==> flow/design.v <==
`timescale 1ns/10ps
module ELA(clk, rst, ready, in_data, data_rd, req, wen, addr, data_wr, done);
	input				clk;
	input				rst;
	input				ready;
	input		[7:0]	in_data;
	input		[7:0]	data_rd;
	output reg			req;
	output reg			wen;
	output reg	[12:0]	addr;
	output reg	[7:0]	data_wr;
	output reg			done;
localparam IDLE = 3'd0, LOAD = 3'd1, OUT_PINK = 3'd2, OUT_BLUE = 3'd3, FINISH = 3'd4;
reg [2:0] state, next_state;
reg [5:0] count_row;
reg [6:0] count_column;
reg [7:0] U [0:127];	 
reg [7:0] L [0:127];	 
reg [7:0] D1, D2, D3;
integer i;
wire last_col = (count_column == 7'd127);
wire shift_in = (state == LOAD) || (state == OUT_PINK && !last_col);
wire rotate   = (state == OUT_BLUE);
function [7:0] avg;
	input [7:0] a, b;
	reg [8:0] s;
	begin
		s = {1'b0, a} + {1'b0, b};
		avg = s[8:1];
	end
endfunction
function [7:0] absd;
	input [7:0] a, b;
	begin
		absd = (a >= b) ? a - b : b - a;
	end
endfunction
always @(*) begin
	next_state = state;
	case(state)
		IDLE:     if(ready) next_state = LOAD;
		LOAD:     next_state = OUT_PINK;
		OUT_PINK: if(last_col) next_state = (count_row < 6'd2) ? LOAD : OUT_BLUE;
		OUT_BLUE: if(last_col) next_state = (count_row == 6'd32) ? FINISH : LOAD;
		default:  next_state = state;
	endcase
end
always @(posedge clk or posedge rst) begin
	if(rst) begin
		state <= IDLE;
		count_row <= 6'd0;
		count_column <= 7'd0;
	end
	else begin
		state <= next_state;
		if(state == LOAD)
			count_row <= count_row + 6'd1;
		if(state == OUT_PINK || state == OUT_BLUE)
			count_column <= count_column + 7'd1;
		else
			count_column <= 7'd0;
	end
end
always @(posedge clk) begin
	if(shift_in || rotate) begin
		for(i = 0; i < 127; i = i + 1) begin
			U[i] <= U[i + 1];
			L[i] <= L[i + 1];
		end
		U[127] <= rotate ? U[0] : L[0];
		L[127] <= rotate ? L[0] : in_data;
	end
	if(rotate) begin
		D1 <= absd(U[0], L[2]);
		D2 <= absd(U[1], L[1]);
		D3 <= absd(U[2], L[0]);
	end
end
reg [7:0] x, y, a, b, m, blue;
always @(*) begin
	x = U[0];
	y = L[0];
	if((D2 <= D1) && (D2 <= D3)) begin
		a = U[0]; b = L[0];
	end
	else if((D1 <= D2) && (D1 <= D3)) begin
		a = U[127]; b = L[1];
	end
	else begin
		a = U[1]; b = L[127];
	end
	if(count_column == 7'd0 || last_col) begin
		a = U[0]; b = L[0];
	end
	m = avg(a, b);
	if(((x >= m) && (x < y)) || ((x < m) && (x >= y)))
		blue = x;
	else if(((y >= m) && (y < x)) || ((y < m) && (y >= x)))
		blue = y;
	else
		blue = m;
end
always @(*) begin
	req = (state == LOAD);
	wen = (state == OUT_PINK) || (state == OUT_BLUE);
	done = (state == FINISH);
	addr = 13'd0;
	data_wr = 8'd0;
	if(state == OUT_PINK) begin
		addr = {count_row[4:0] - 5'd1, 1'b0, count_column};
		data_wr = L[127];
	end
	else if(state == OUT_BLUE) begin
		addr = {count_row[4:0] - 5'd2, 1'b1, count_column};
		data_wr = blue;
	end
end
endmodule
==> reports on ELA <==
[Tool chain data of ELA]
Tool output for the design above before and after an edit, in the order of the flow.
"original" refers to lines of the RTL above, "edited" to lines of the edited file.
"change": "edited" minus "original" as printed here. "rel. change": 100 x difference / "original".
Cell names lack the library's common part.
A cell with - has no value.
Set-up
  top: ELA
  clock port: clk
  cell library: sky130hd
  timing corner: tt_025C_1v80

[Diff]
The edit as a unified diff against the file above.
This change comes from a script, not from a designer. The edited design behaves differently; no optimisation was intended.
begin of diff
@@ -1,4 +1,4 @@
 `timescale 1ns/10ps
-module ELA(clk, rst, ready, in_data, data_rd, req, wen, addr, data_wr, done);
+module ELA(clk, rst, ready, in_data, data_rd, req, wen, addr_o, data_wr, done);
 	input				clk;
 	input				rst;
@@ -8,7 +8,9 @@
 	output reg			req;
 	output reg			wen;
-	output reg	[12:0]	addr;
+	output reg	[12:0]	addr_o;
 	output reg	[7:0]	data_wr;
 	output reg			done;
+	reg [12:0] addr;
+	always @(posedge clk) addr_o <= addr;
 localparam IDLE = 3'd0, LOAD = 3'd1, OUT_PINK = 3'd2, OUT_BLUE = 3'd3, FINISH = 3'd4;
 reg [2:0] state, next_state;
end of diff

[Word-level counts]
Yosys after proc, flatten, opt, wreduce and memory -nomap, before mapping. Print and check cells are not counted. Equal cells are merged and count once.
Word-level totals
  output and inout bits: original 24, edited 24, change 0, rel. change 0.00%
  cells after elaboration: original 340, edited 342, change +2, rel. change +0.59%
  bits of input ports: original 19, edited 19, change 0, rel. change 0.00%
  register bits: original 2088, edited 2101, change +13, rel. change +0.62%
Cells by class
  eq/ne operators: original 9, edited 9, change 0, rel. change 0.00%
  $add $sub $neg: original 11, edited 11, change 0, rel. change 0.00%
  magnitude comparators: original 16, edited 16, change 0, rel. change 0.00%
  muxes and demuxes: original 24, edited 24, change 0, rel. change 0.00%
  reduce/logical cells: original 18, edited 18, change 0, rel. change 0.00%
Operator list
  8-bit 2-to-1 mux: original 15, edited 15, change 0, rel. change 0.00%
  8-bit >= comparator: original 7, edited 7, change 0, rel. change 0.00%
  1-bit logical AND: original 7, edited 7, change 0, rel. change 0.00%
  1-bit logical OR: original 6, edited 6, change 0, rel. change 0.00%
  8-bit subtractor: original 6, edited 6, change 0, rel. change 0.00%
  8-bit less-or-equal comparator: original 4, edited 4, change 0, rel. change 0.00%
  8-bit < comparator: original 4, edited 4, change 0, rel. change 0.00%
  3-bit 2-to-1 mux: original 4, edited 4, change 0, rel. change 0.00%
  2-bit != test with constant B: original 3, edited 3, change 0, rel. change 0.00%
  3-bit by 2-bit equality test with 1-bit output with constant B: original 2, edited 2, change 0, rel. change 0.00%
  13-bit 2-to-1 mux: original 2, edited 2, change 0, rel. change 0.00%
  6-bit by 1-bit adder with 6-bit output with constant B: original 1, edited 1, change 0, rel. change 0.00%
  7-bit by 1-bit adder with 7-bit output with constant B: original 1, edited 1, change 0, rel. change 0.00%
  8-bit by 8-bit adder with 9-bit output: original 1, edited 1, change 0, rel. change 0.00%
  3-bit by 1-bit equality test with 1-bit output with constant B: original 1, edited 1, change 0, rel. change 0.00%
  3-bit equality test with constant B: original 1, edited 1, change 0, rel. change 0.00%
  6-bit equality test with constant B: original 1, edited 1, change 0, rel. change 0.00%
  7-bit equality test with constant B: original 1, edited 1, change 0, rel. change 0.00%
  1-bit zero test: original 1, edited 1, change 0, rel. change 0.00%
  3-bit zero test: original 1, edited 1, change 0, rel. change 0.00%
  7-bit zero test: original 1, edited 1, change 0, rel. change 0.00%
  6-bit by 2-bit < comparator with 1-bit output with constant B: original 1, edited 1, change 0, rel. change 0.00%
  2-bit 2-to-1 mux: original 1, edited 1, change 0, rel. change 0.00%
  7-bit 2-to-1 mux: original 1, edited 1, change 0, rel. change 0.00%
  3-bit parallel mux with 4-bit select: original 1, edited 1, change 0, rel. change 0.00%
  4-bit AND reduction: original 1, edited 1, change 0, rel. change 0.00%
  4-bit nonzero test: original 1, edited 1, change 0, rel. change 0.00%
  5-bit by 1-bit subtractor with 5-bit output with constant B: original 1, edited 1, change 0, rel. change 0.00%
  5-bit by 2-bit subtractor with 5-bit output with constant B: original 1, edited 1, change 0, rel. change 0.00%

[Longest topological paths]
Depth = most cells in a row (Yosys ltp): at word level without a register or memory, in the mapped netlist without a sequential cell, where the memories' decode and read muxes count.
Depth
  depth in word-level cells: original 13, edited 13, change 0, rel. change 0.00%
  ABC_AREA: original 0, edited 0
  mapped depth: original 25, edited 26, change +1, rel. change +4.00%
  depth with buffers taken out: original 24, edited 25, change +1, rel. change +4.17%

[After synthesis]
The flow's flattened synthesis, as Yosys stat reports it; memories are mapped. The netlist is that of the ABC_AREA named above (0 if unset); the other value can give another one.
Mapped netlist
  mapped cells: original 2767, edited 2789, change +22, rel. change +0.80%
  flip-flop cells: original 2090, edited 2103, change +13, rel. change +0.62%
  buffer cells: original 16, edited 22, change +6, rel. change +37.50%
  cell area after synthesis (um^2): original 67522.3, edited 67867.6, change +345.3, rel. change +0.51%
  sequential part of the area (um^2): original 62671.4, edited 62931.6, change +260.2, rel. change +0.42%
Cell types
  o21ai_0: original 39, edited 55, change +16, rel. change +41.03%
  nor2_1: original 57, edited 42, change -15, rel. change -26.32%
  dfxtp_1: original 0, edited 13, change +13
  inv_1: original 89, edited 80, change -9, rel. change -10.11%
  clkbuf_1: original 10, edited 19, change +9, rel. change +90.00%
  nor2b_1: original 16, edited 23, change +7, rel. change +43.75%
  nor3_1: original 6, edited 13, change +7, rel. change +116.67%
  a21oi_1: original 63, edited 57, change -6, rel. change -9.52%
  nand2_1: original 57, edited 63, change +6, rel. change +10.53%
  xnor2_1: original 21, edited 15, change -6, rel. change -28.57%
  xor2_1: original 11, edited 17, change +6, rel. change +54.55%
  a31oi_1: original 7, edited 1, change -6, rel. change -85.71%
  o221ai_2: original 0, edited 6, change +6
  nand3_1: original 10, edited 15, change +5, rel. change +50.00%
  o21bai_1: original 8, edited 3, change -5, rel. change -62.50%
  o221ai_1: original 8, edited 3, change -5, rel. change -62.50%
  and3_1: original 1, edited 6, change +5, rel. change +500.00%
  a211oi_1: original 3, edited 6, change +3, rel. change +100.00%
Not every row of either side is listed.

[Path before layout]
OpenSTA on the mapped netlist: ideal clock, no wires. The path of least setup slack (recovery checks aside). Input and output delay are each 20% of the period. Register names are those of the netlist, which keeps one name where synthesis merged equal registers.
Path post-synthesis
  kind: original flip-flop to flip-flop, edited flip-flop to flip-flop
  start point: original register state, edited register state
  end point: original register L[0][0], edited register L[0][0]
  period (ns): original 8.5, edited 8.5, change 0.0, rel. change 0.00%
  stages: original 3, edited 3, change 0, rel. change 0.00%
  buffers on the path: original 1, edited 1, change 0, rel. change 0.00%
  path slack (ns): original -18.463, edited -18.496, change -0.033
  arrival (ns): original 25.363, edited 25.396, change +0.033, rel. change +0.13%
  data required time (ns): original 6.899, edited 6.900, change +0.001, rel. change +0.01%
  path delay (ns): original 26.964, edited 26.996, change +0.032, rel. change +0.12%
  launch time at the first pin (ns): original 0.000, edited 0.000, change 0.000
  period reached after synthesis (ns): original 26.963, edited 26.996, change +0.033, rel. change +0.12%
"path delay" = arrival - input delay + setup time.
"stages" counts driving pins, that of a launching flip-flop among them; a cell with two outputs on the path counts twice.
"period reached after synthesis" = period - worst setup slack (recovery checks aside). The figure is calculated, with input and output delays left at 20% of the set period.
Where an end lacks its bit number, it is one bit of the signal, or one of the new flip-flops if synthesis recoded a state register.
The rows between start and end are the longest chain of elaborated cells between them; the timing report does not say that the signal goes this way. Where chains are equally long, one stands for them.
Each line given opens the expression or statement behind the cell; cells for indexed reads and writes are added by Yosys, which also makes memories of some case tables.
On the way, post-synthesis, original
  cell sequence: dfrtp_1 clkbuf_1 or2_2
  cells in the longest elaborated chain: 4
  elaborated cells on any way between the ends: 6
Ends and longest elaborated chain, post-synthesis, original
  start: declaration: line 14  | reg [2:0] state, next_state;
  start: assignment: line 50  | state <= IDLE;
  start: assignment: line 55  | state <= next_state;
  3-bit by 2-bit equality test with 1-bit output: line 22  | wire shift_in = (state == LOAD) || (state == OUT_PINK && !last_col);
  1-bit logical AND: line 22
  1-bit logical OR: line 22
  1-bit logical OR: line 65  | if(shift_in || rotate) begin
  end: assignment: line 68  | L[i] <= L[i + 1];
  end: declaration: line 18  | reg [7:0] L [0:127];
On the way, post-synthesis, edited
  cell sequence: dfrtp_1 clkbuf_1 or2_2
  cells in the longest elaborated chain: 4
  elaborated cells on any way between the ends: 6
Ends and longest elaborated chain, post-synthesis, edited
  start: declaration: line 16  | reg [2:0] state, next_state;
  start: assignment: line 52  | state <= IDLE;
  start: assignment: line 57  | state <= next_state;
  3-bit by 2-bit equality test with 1-bit output: line 24  | wire shift_in = (state == LOAD) || (state == OUT_PINK && !last_col);
  1-bit logical AND: line 24
  1-bit logical OR: line 24
  1-bit logical OR: line 67  | if(shift_in || rotate) begin
  end: assignment: line 70  | L[i] <= L[i + 1];
  end: declaration: line 20  | reg [7:0] L [0:127];

[Path in the finished layout]
Path of least setup slack in the final report of the runs of pair 1 (OpenROAD, finished layout, wires in). Where an end is a register, its clock arrival counts in the times.
Path after layout
  kind: original flip-flop to output port, edited flip-flop to output port
  start point: original register D1[1], edited register D2[3]
  end point: original output data_wr[1], edited output data_wr[2]
  external output delay (ns): original 1.66, edited 1.66, change 0.00, rel. change 0.00%
  data required time (ns): original 6.62, edited 6.62, change 0.00, rel. change 0.00%
  path slack (ns): original 0.31, edited 0.29, change -0.02
  period (ns): original 8.28, edited 8.28, change 0.00, rel. change 0.00%
  launch time at the first pin (ns): original 0.80, edited 0.81, change +0.01, rel. change +1.25%
  stages: original 28, edited 25, change -3, rel. change -10.71%
  arrival (ns): original 6.31, edited 6.33, change +0.02, rel. change +0.32%
  buffers on the path: original 4, edited 4, change 0, rel. change 0.00%
The rows between start and end are the longest chain of elaborated cells between them; the timing report does not say that the signal goes this way. Where chains are equally long, one stands for them.
On the way, after layout, original
  cell sequence: edfxtp_1 ha_1 nor2b_4 o211ai_4 a21oi_2 o22ai_4 nand2_2 buf_4 nor2_1 a21oi_1 a21oi_2 ha_1 a21o_1 a21oi_1 xor2_1 ha_1 o21a_1 o21ai_1 or2b_2 a41oi_2 a211o_1 o211ai_2 mux2i_4 buf_6 mux2_4 o221ai_4 buf_4 dlygate4sd2_1
  cells in the longest elaborated chain: 13
  elaborated cells on any way between the ends: 26
  RTL lines with such cells: 8
Ends and longest elaborated chain, after layout, original
  start: declaration: line 19  | reg [7:0] D1, D2, D3;
  start: assignment: line 74  | D1 <= absd(U[0], L[2]);
  8-bit less-or-equal comparator: line 86  | else if((D1 <= D2) && (D1 <= D3)) begin
  1-bit logical AND: line 86
  8-bit 2-to-1 mux: line 86
  8-bit 2-to-1 mux: line 83  | if((D2 <= D1) && (D2 <= D3)) begin
  8-bit 2-to-1 mux: line 92  | if(count_column == 7'd0 || last_col) begin
  8-bit by 8-bit adder with 9-bit output: line 28  | s = {1'b0, a} + {1'b0, b};
  8-bit >= comparator: line 98  | else if(((y >= m) && (y < x)) || ((y < m) && (y >= x)))
  1-bit logical AND: line 98
  1-bit logical OR: line 98
  8-bit 2-to-1 mux: line 98
  8-bit 2-to-1 mux: line 96  | if(((x >= m) && (x < y)) || ((x < m) && (x >= y)))
  8-bit 2-to-1 mux: line 113  | else if(state == OUT_BLUE) begin
  8-bit 2-to-1 mux: line 109  | if(state == OUT_PINK) begin
  end: declaration: line 11  | output reg [7:0] data_wr;
On the way, after layout, edited
  cell sequence: edfxtp_1 ha_1 and3_1 a221o_1 a21oi_4 o22ai_4 nand2_4 buf_4 o21ai_0 ha_2 nand2_2 nor3_2 buf_4 o221ai_2 o21a_4 nand4b_2 nor2b_4 or4_4 a211oi_4 o21bai_2 o31a_1 buf_4 mux2_4 o221ai_2 dlygate4sd2_1
  cells in the longest elaborated chain: 13
  elaborated cells on any way between the ends: 26
  RTL lines with such cells: 8
Ends and longest elaborated chain, after layout, edited
  start: declaration: line 21  | reg [7:0] D1, D2, D3;
  start: assignment: line 77  | D2 <= absd(U[1], L[1]);
  8-bit less-or-equal comparator: line 88  | else if((D1 <= D2) && (D1 <= D3)) begin
  1-bit logical AND: line 88
  8-bit 2-to-1 mux: line 88
  8-bit 2-to-1 mux: line 85  | if((D2 <= D1) && (D2 <= D3)) begin
  8-bit 2-to-1 mux: line 94  | if(count_column == 7'd0 || last_col) begin
  8-bit by 8-bit adder with 9-bit output: line 30  | s = {1'b0, a} + {1'b0, b};
  8-bit >= comparator: line 100  | else if(((y >= m) && (y < x)) || ((y < m) && (y >= x)))
  1-bit logical AND: line 100
  1-bit logical OR: line 100
  8-bit 2-to-1 mux: line 100
  8-bit 2-to-1 mux: line 98  | if(((x >= m) && (x < y)) || ((x < m) && (x >= y)))
  8-bit 2-to-1 mux: line 115  | else if(state == OUT_BLUE) begin
  8-bit 2-to-1 mux: line 111  | if(state == OUT_PINK) begin
  end: declaration: line 11  | output reg [7:0] data_wr;

[Measured runs]
Both versions went through the flow (Yosys, OpenROAD) with the same settings in each pair. Constraints: input delay and output delay 20% of the set period each, output load 0.01 pF.
Settings, pair 1
  CORE_UTILIZATION: 40
  period_ns: 8.28
  CAP_MARGIN: 20
  CORE_MARGIN: 2
  SLEW_MARGIN: 20
Final reports, pair 1
  clock period achieved (ns): original 7.965, edited 7.988, change +0.023, rel. change +0.29%
  total power of the final layout (mW): original 19.807, edited 20.238, change +0.431, rel. change +2.18%
  cell area after synthesis (um^2): original 67522.3, edited 67867.6, change +345.3, rel. change +0.51%
  total negative setup slack (ns): original 0.000, edited 0.000, change 0.000
  die area (um^2): original 172109.0, edited 172981.0, change +872.0, rel. change +0.51%
  standard-cell area after layout (um^2): original 77240.3, edited 77719.5, change +479.2, rel. change +0.62%
  utilization of the finished layout (%): original 46.1, edited 46.0, change -0.1
  setup slack of the critical path (ns): original 0.315, edited 0.292, change -0.023
  worst hold slack in the final report (ns): original 0.399, edited 0.394, change -0.005
Settings, pair 2
  ABC_AREA: 1
  CELL_PAD_IN_SITES_DETAIL_PLACEMENT: 2
  CELL_PAD_IN_SITES_GLOBAL_PLACEMENT: 0
  CORE_MARGIN: 2
  CORE_UTILIZATION: 37
  MAX_ROUTING_LAYER: met5
  MIN_ROUTING_LAYER: met2
  PLACE_DENSITY_LB_ADDON: 0.13
  SETUP_SLACK_MARGIN: 0.9
  SLEW_MARGIN: 10
  period_ns: 8.34
  CAP_MARGIN: 20
Final reports, pair 2
  clock period achieved (ns): original 7.384, edited 7.449, change +0.065, rel. change +0.88%
  total power of the final layout (mW): original 21.510, edited 22.757, change +1.247, rel. change +5.80%
  cell area after synthesis (um^2): original 67442.2, edited 67658.6, change +216.4, rel. change +0.32%
  total negative setup slack (ns): original 0.000, edited 0.000, change 0.000
  die area (um^2): original 185709.0, edited 186296.0, change +587.0, rel. change +0.32%
  standard-cell area after layout (um^2): original 79407.4, edited 79551.3, change +143.9, rel. change +0.18%
  utilization of the finished layout (%): original 43.9, edited 43.9, change 0.0
  setup slack of the critical path (ns): original 0.956, edited 0.891, change -0.065
  worst hold slack in the final report (ns): original 0.403, edited 0.398, change -0.005
"clock period achieved" means the clock period less the worst setup slack. The figure is calculated, with input and output delays left at 20% of the set period.
By "total power of the final layout" is meant OpenSTA's value without simulated activity: inputs other than the clock are taken to toggle once in ten clock periods, and the tool carries that through the logic.
